==> flow/design.v <==
module gainBal (
    input  wire             clk,
    input  wire             rstn,
    input  wire             din_val,
    input  wire [255:0]     din,
    input  wire [63:0]      gain,
    input  wire [31:0]      bal,
    output reg              dout_val,
    output reg  [255:0]     dout
);
reg [7:0]  gain_mem[7:0];
reg [7:0]  bal_mem[3:0];
reg [15:0] mult[0:7];
reg [47:0] quot[0:7];
integer i, j, k, l;
always @* begin
    for (l=0; l<8; l=l+1) begin
        gain_mem[l]     = gain[8*l +: 8];
        if (l < 4)
            bal_mem[l]  = bal[8*l +: 8];
    end
end
always @(posedge clk or negedge rstn) begin
    if (!rstn) begin
        for (i=0; i<8; i=i+1) begin
            mult[i] <= 16'd0;
        end
    end
    else begin
        for (i=0; i<4; i=i+1) begin
            mult[2*i  ] <= {{8{gain_mem[2*i  ][7]}}, gain_mem[2*i  ]} * {{8{~bal_mem[i][7]}}, ~bal_mem[i]};
            mult[2*i+1] <= {{8{gain_mem[2*i+1][7]}}, gain_mem[2*i+1]} * {{8{ bal_mem[i][7]}},  bal_mem[i]};
        end
    end
end
always @(posedge clk or negedge rstn) begin
    if (!rstn) begin
        dout_val    <= 1'b0;
        for (j=0; j<8; j=j+1) begin
            quot[j] <= 48'd0;
        end
    end
    else begin
        dout_val    <= din_val;
        for (j=0; j<8; j=j+1) begin
            quot[j] <= {16'd0, din[32*j +:32]} * {{32{mult[j][15]}}, mult[j]};
        end
    end
end
always @* begin
    for (k=0; k<8; k=k+1) begin
        dout[32*k +:32] = quot[k][47:16];
    end
end
endmodule
# [Reports on gainBal]
# Each step is given for the RTL above and for the edited RTL.
# Lines under "before" count in the file above, lines under "after" in the edited file.
# "diff": "after" minus "before" as printed here. "rel_change_pct": 100 x difference / "before".
# Library cell names are shortened.
# Not given: n/a
[inputs] top_module="gainBal" clock_port="clk" cell_library="sky130hd" pvt_corner="tt_025C_1v80"

# [Diff]
# The edit as a unified diff against the file above.
# The edited RTL no longer does the same as the RTL above: the edit was made by script, with no optimisation intended.
# begin of diff
@@ -21,11 +21,6 @@
     end
 end
-always @(posedge clk or negedge rstn) begin
-    if (!rstn) begin
-        for (i=0; i<8; i=i+1) begin
-            mult[i] <= 16'd0;
-        end
-    end
-    else begin
+always @(posedge clk) begin
+    begin
         for (i=0; i<4; i=i+1) begin
             mult[2*i  ] <= {{8{gain_mem[2*i  ][7]}}, gain_mem[2*i  ]} * {{8{~bal_mem[i][7]}}, ~bal_mem[i]};
# end of diff

# [Word-level counts]
# Counts by Yosys on the flattened word-level netlist (proc, flatten, opt, wreduce). Print and check cells are left out. Cells with the same type and inputs are merged into one.
[word_totals] item="elab_cells" before=41 after=41 diff=0 rel_change_pct=0.00
[word_totals] item="regBits" before=513 after=513 diff=0 rel_change_pct=0.00
[word_totals] item="input_bits" before=355 after=355 diff=0 rel_change_pct=0.00
[word_totals] item="output_inout_bits" before=257 after=257 diff=0 rel_change_pct=0.00
[op_classes] item="n_logic" before=8 after=8 diff=0 rel_change_pct=0.00
[op_classes] item="n_mul" before=16 after=16 diff=0 rel_change_pct=0.00
[ops] op="multiplier 33 x 16 -> 48 bit" before=8 after=8 diff=0 rel_change_pct=0.00
[ops] op="multiplier 8 x 8 -> 16 bit" before=4 after=4 diff=0 rel_change_pct=0.00
[ops] op="multiplier 8 x 9 -> 16 bit" before=4 after=4 diff=0 rel_change_pct=0.00
[ops] op="inverter 1 bit" before=4 after=4 diff=0 rel_change_pct=0.00
[ops] op="inverter 8 bit" before=4 after=4 diff=0 rel_change_pct=0.00

# [Depth]
# Longest topological path by Yosys (ltp), each cell counted once; first at word level (registers and memories cut), then after technology mapping (sequential cells cut; the memories' decode and read muxes count).
[logic_depth] item="word_depth" before=2 after=2 diff=0 rel_change_pct=0.00
[logic_depth] item="ABC_AREA" before="0" after="0"
[logic_depth] item="depth_mapped" before=25 after=25 diff=0 rel_change_pct=0.00
[logic_depth] item="mapped_depth_nobuf" before=24 after=24 diff=0 rel_change_pct=0.00

# [Synthesis result]
# Yosys stat after the flow's synthesis: flattened, memories mapped to cells. It holds for the ABC_AREA given above (unset counts as 0); a run with the other value may have another netlist.
[mapped] item="ff_cells" before=385 after=385 diff=0 rel_change_pct=0.00
[mapped] item="synth_area_mm2" before=0.1567904 after=0.1561498 diff=-0.0006406 rel_change_pct=-0.41
[mapped] item="seqArea_mm2" before=0.0096342 after=0.0089936 diff=-0.0006406 rel_change_pct=-6.65
[mapped] item="stdcells" before=17230 after=17230 diff=0 rel_change_pct=0.00
[types] cell_type="dfrtp_1" before=385 after=257 diff=-128 rel_change_pct=-33.25
[types] cell_type="dfxtp_1" before=0 after=128 diff=128
[types] cell_type="inv_1" before=4625 after=4625 diff=0 rel_change_pct=0.00
[types] cell_type="fa_1" before=3776 after=3776 diff=0 rel_change_pct=0.00
[types] cell_type="nand2_1" before=2373 after=2373 diff=0 rel_change_pct=0.00
[types] cell_type="and2_1" before=1854 after=1854 diff=0 rel_change_pct=0.00
[types] cell_type="ha_1" before=1400 after=1400 diff=0 rel_change_pct=0.00
[types] cell_type="clkbuf_1" before=671 after=671 diff=0 rel_change_pct=0.00
[types] cell_type="nor2_1" before=369 after=369 diff=0 rel_change_pct=0.00
[types] cell_type="xnor2_1" before=283 after=283 diff=0 rel_change_pct=0.00
[types] cell_type="a21oi_1" before=249 after=249 diff=0 rel_change_pct=0.00
[types] cell_type="nor2b_1" before=195 after=195 diff=0 rel_change_pct=0.00
[types] cell_type="nand2b_1" before=188 after=188 diff=0 rel_change_pct=0.00
[types] cell_type="a21o_1" before=141 after=141 diff=0 rel_change_pct=0.00
[types] cell_type="o21ai_0" before=136 after=136 diff=0 rel_change_pct=0.00
[types] cell_type="xor2_1" before=100 after=100 diff=0 rel_change_pct=0.00
[types] cell_type="o21a_1" before=45 after=45 diff=0 rel_change_pct=0.00
[types] cell_type="nor3_1" before=43 after=43 diff=0 rel_change_pct=0.00
# Not every row of either side is listed.

# [Worst setup path after synthesis]
# Source: OpenSTA report_checks on the synthesized netlist (no wires, ideal clock, input and output delay 20% of the period each), path of least setup slack; recovery checks are left aside. Register names are those of the netlist, which keeps one name where synthesis merged equal registers.
[synth_path] item="kind" before="input to register" after="input to register"
[synth_path] item="startpoint" before="input din[75]" after="input din[75]"
[synth_path] item="endpoint" before="register quot[2][42]" after="register quot[2][42]"
[synth_path] item="setup_ps" before=128 after=128 diff=0
[synth_path] item="arrival_ps" before=7689 after=7689 diff=0 rel_change_pct=0.00
[synth_path] item="period_ps" before=9000 after=9000 diff=0 rel_change_pct=0.00
[synth_path] item="path_stages" before=22 after=22 diff=0 rel_change_pct=0.00
[synth_path] item="path_delay_ps" before=6017 after=6017 diff=0 rel_change_pct=0.00
[synth_path] item="setup_slack_ps" before=1184 after=1184 diff=0
[synth_path] item="period_less_setup_slack_ps" before=7816 after=7816 diff=0 rel_change_pct=0.00
# "path_delay_ps" is the arrival time less input delay plus setup time.
# "path_stages": output pins that drive a net of the path, with the launching flip-flop's if there is one; two outputs of one cell count as two.
# "period_less_setup_slack_ps" is the clock period less the worst setup slack; recovery checks do not enter. This is arithmetic on one report: input and output delays are still those of the set period (20% each).
# Between the ends stands the longest chain of elaborated cells between them, by number of cells; it is not shown to be the way that was timed. Of several equally long chains one is given.
# A line is the first line of the expression or statement that the cell stems from. Yosys adds cells for indexed reads and writes and turns some case tables into memories.
[synth_via_before] cell_sequence="clkbuf_1 > nand2_1 > fa_1 > fa_1 > fa_1 > inv_1 > fa_1 > fa_1 > inv_1 > fa_1 > inv_1 > ha_1 > a21o_1 > a21o_1 > a211o_1 > a221oi_1 > a211oi_2 > a21oi_1 > a21boi_0 > a311oi_1 > o21bai_1 > xor2_1" elab_chain_len=1
[synth_lines_before] item="start: declaration" line=5 text="input  wire [255:0]     din,"
[synth_lines_before] item="multiplier 33 x 16 -> 48 bit" line=46 text="quot[j] <= {16'd0, din[32*j +:32]} * {{32{mult[j][15]}}, mult[j]};"
[synth_lines_before] item="end: assignment" line=40 text="quot[j] <= 48'd0;"
[synth_lines_before] item="end: assignment" line=46
[synth_lines_before] item="end: declaration" line=14 text="reg [47:0] quot[0:7];"
[synth_via_after] cell_sequence="clkbuf_1 > nand2_1 > fa_1 > fa_1 > fa_1 > inv_1 > fa_1 > fa_1 > inv_1 > fa_1 > inv_1 > ha_1 > a21o_1 > a21o_1 > a211o_1 > a221oi_1 > a211oi_2 > a21oi_1 > a21boi_0 > a311oi_1 > o21bai_1 > xor2_1" elab_chain_len=1
[synth_lines_after] item="start: declaration" line=5 text="input  wire [255:0]     din,"
[synth_lines_after] item="multiplier 33 x 16 -> 48 bit" line=41 text="quot[j] <= {16'd0, din[32*j +:32]} * {{32{mult[j][15]}}, mult[j]};"
[synth_lines_after] item="end: assignment" line=35 text="quot[j] <= 48'd0;"
[synth_lines_after] item="end: assignment" line=41
[synth_lines_after] item="end: declaration" line=14 text="reg [47:0] quot[0:7];"

# [Timing after layout]
# Path of least setup slack in the final report of the runs of pair 1 (OpenROAD, finished layout, wires in). Where an end is a register, its clock arrival counts in the times.
# The report prints the path's times to 10 ps; the period is as set.
[layout_path] item="kind" before="input to register" after="input to register"
[layout_path] item="startpoint" before="input din[71]" after="input din[71]"
[layout_path] item="endpoint" before="register quot[2][45]" after="register quot[2][47]"
[layout_path] item="setup_slack_ps" before=270 after=510 diff=240
[layout_path] item="period_ps" before=8440 after=8440 diff=0 rel_change_pct=0.00
[layout_path] item="setup_ps" before=130 after=120 diff=-10
[layout_path] item="arrival_ps" before=8820 after=8650 diff=-170 rel_change_pct=-1.93
[layout_path] item="path_stages" before=26 after=24 diff=-2 rel_change_pct=-7.69
# Between the ends stands the longest chain of elaborated cells between them, by number of cells; it is not shown to be the way that was timed. Of several equally long chains one is given.
[layout_via_before] cell_sequence="clkdlybuf4s50_1 > buf_4 > and2_1 > fa_1 > inv_1 > fa_1 > fa_1 > inv_1 > fa_1 > fa_1 > inv_1 > fa_1 > inv_1 > ha_1 > buf_4 > a21o_1 > a21o_1 > a211o_1 > a221oi_1 > a211oi_4 > o2111ai_1 > a21boi_1 > o21a_1 > buf_4 > o211ai_1 > o311ai_1" elab_chain_len=1
[layout_lines_before] item="start: declaration" line=5 text="input  wire [255:0]     din,"
[layout_lines_before] item="multiplier 33 x 16 -> 48 bit" line=46 text="quot[j] <= {16'd0, din[32*j +:32]} * {{32{mult[j][15]}}, mult[j]};"
[layout_lines_before] item="end: assignment" line=40 text="quot[j] <= 48'd0;"
[layout_lines_before] item="end: assignment" line=46
[layout_lines_before] item="end: declaration" line=14 text="reg [47:0] quot[0:7];"
[layout_via_after] cell_sequence="clkdlybuf4s50_1 > buf_4 > nand2_1 > fa_1 > inv_1 > fa_1 > fa_1 > fa_1 > fa_1 > inv_1 > fa_1 > inv_1 > ha_1 > nand4_1 > a211oi_1 > and2_1 > a221oi_1 > buf_4 > a211oi_2 > o2111ai_1 > or4b_2 > a21boi_0 > nor2_1 > xnor2_1" elab_chain_len=1
[layout_lines_after] item="start: declaration" line=5 text="input  wire [255:0]     din,"
[layout_lines_after] item="multiplier 33 x 16 -> 48 bit" line=41 text="quot[j] <= {16'd0, din[32*j +:32]} * {{32{mult[j][15]}}, mult[j]};"
[layout_lines_after] item="end: assignment" line=35 text="quot[j] <= 48'd0;"
[layout_lines_after] item="end: assignment" line=41
[layout_lines_after] item="end: declaration" line=14 text="reg [47:0] quot[0:7];"

# [Measured runs]
# Runs of the flow (Yosys, OpenROAD) on both versions; the two runs of a pair have the same settings. The constraints put input and output delay at 20% of the set period each and load the outputs with 0.01 pF.
[flow_settings_pair_1] CORE_UTILIZATION=40 period_ns=8.44 CAP_MARGIN=20 CORE_MARGIN=2 SLEW_MARGIN=20
[measured_pair_1] item="fin_ws_ps" before=266 after=505 diff=239
[measured_pair_1] item="total_negative_slack_ps" before=0 after=0 diff=0
[measured_pair_1] item="design_die_area_mm2" before=0.397001 after=0.395389 diff=-0.001612 rel_change_pct=-0.41
[measured_pair_1] item="timing.achieved_period_ps" before=8174 after=7935 diff=-239 rel_change_pct=-2.92
[measured_pair_1] item="synth_area_mm2" before=0.1567904 after=0.1561498 diff=-0.0006406 rel_change_pct=-0.41
[measured_pair_1] item="final_cell_area_mm2" before=0.17627 after=0.175824 diff=-0.000446 rel_change_pct=-0.25
[measured_pair_1] item="post_route_util_frac" before=0.452 after=0.452 diff=0.000
[flow_settings_pair_2] CAP_MARGIN=40 CELL_PAD_IN_SITES_DETAIL_PLACEMENT=0 CELL_PAD_IN_SITES_GLOBAL_PLACEMENT=1 CORE_ASPECT_RATIO=0.99 CORE_MARGIN=6 CORE_UTILIZATION=30 CTS_CLUSTER_DIAMETER=387 GPL_ROUTABILITY_DRIVEN=1 MAX_ROUTING_LAYER="met5" PLACE_DENSITY=0.72 SETUP_SLACK_MARGIN=0.93 period_ns=5.04 SLEW_MARGIN=20
[measured_pair_2] item="fin_ws_ps" before=-1640 after=-1755 diff=-115
[measured_pair_2] item="total_negative_slack_ps" before=-300364 after=-261845 diff=38519
[measured_pair_2] item="design_die_area_mm2" before=0.540127 after=0.537958 diff=-0.002169 rel_change_pct=-0.40
[measured_pair_2] item="timing.achieved_period_ps" before=6680 after=6795 diff=115 rel_change_pct=1.72
[measured_pair_2] item="synth_area_mm2" before=0.1567904 after=0.1561498 diff=-0.0006406 rel_change_pct=-0.41
[measured_pair_2] item="final_cell_area_mm2" before=0.2012 after=0.203162 diff=0.001962 rel_change_pct=0.98
[measured_pair_2] item="post_route_util_frac" before=0.387 after=0.392 diff=0.005
# "timing.achieved_period_ps" is the run's clock period less its worst setup slack. It is reckoned from that one timing run; input and output delays stay at 20% of the period that was set.
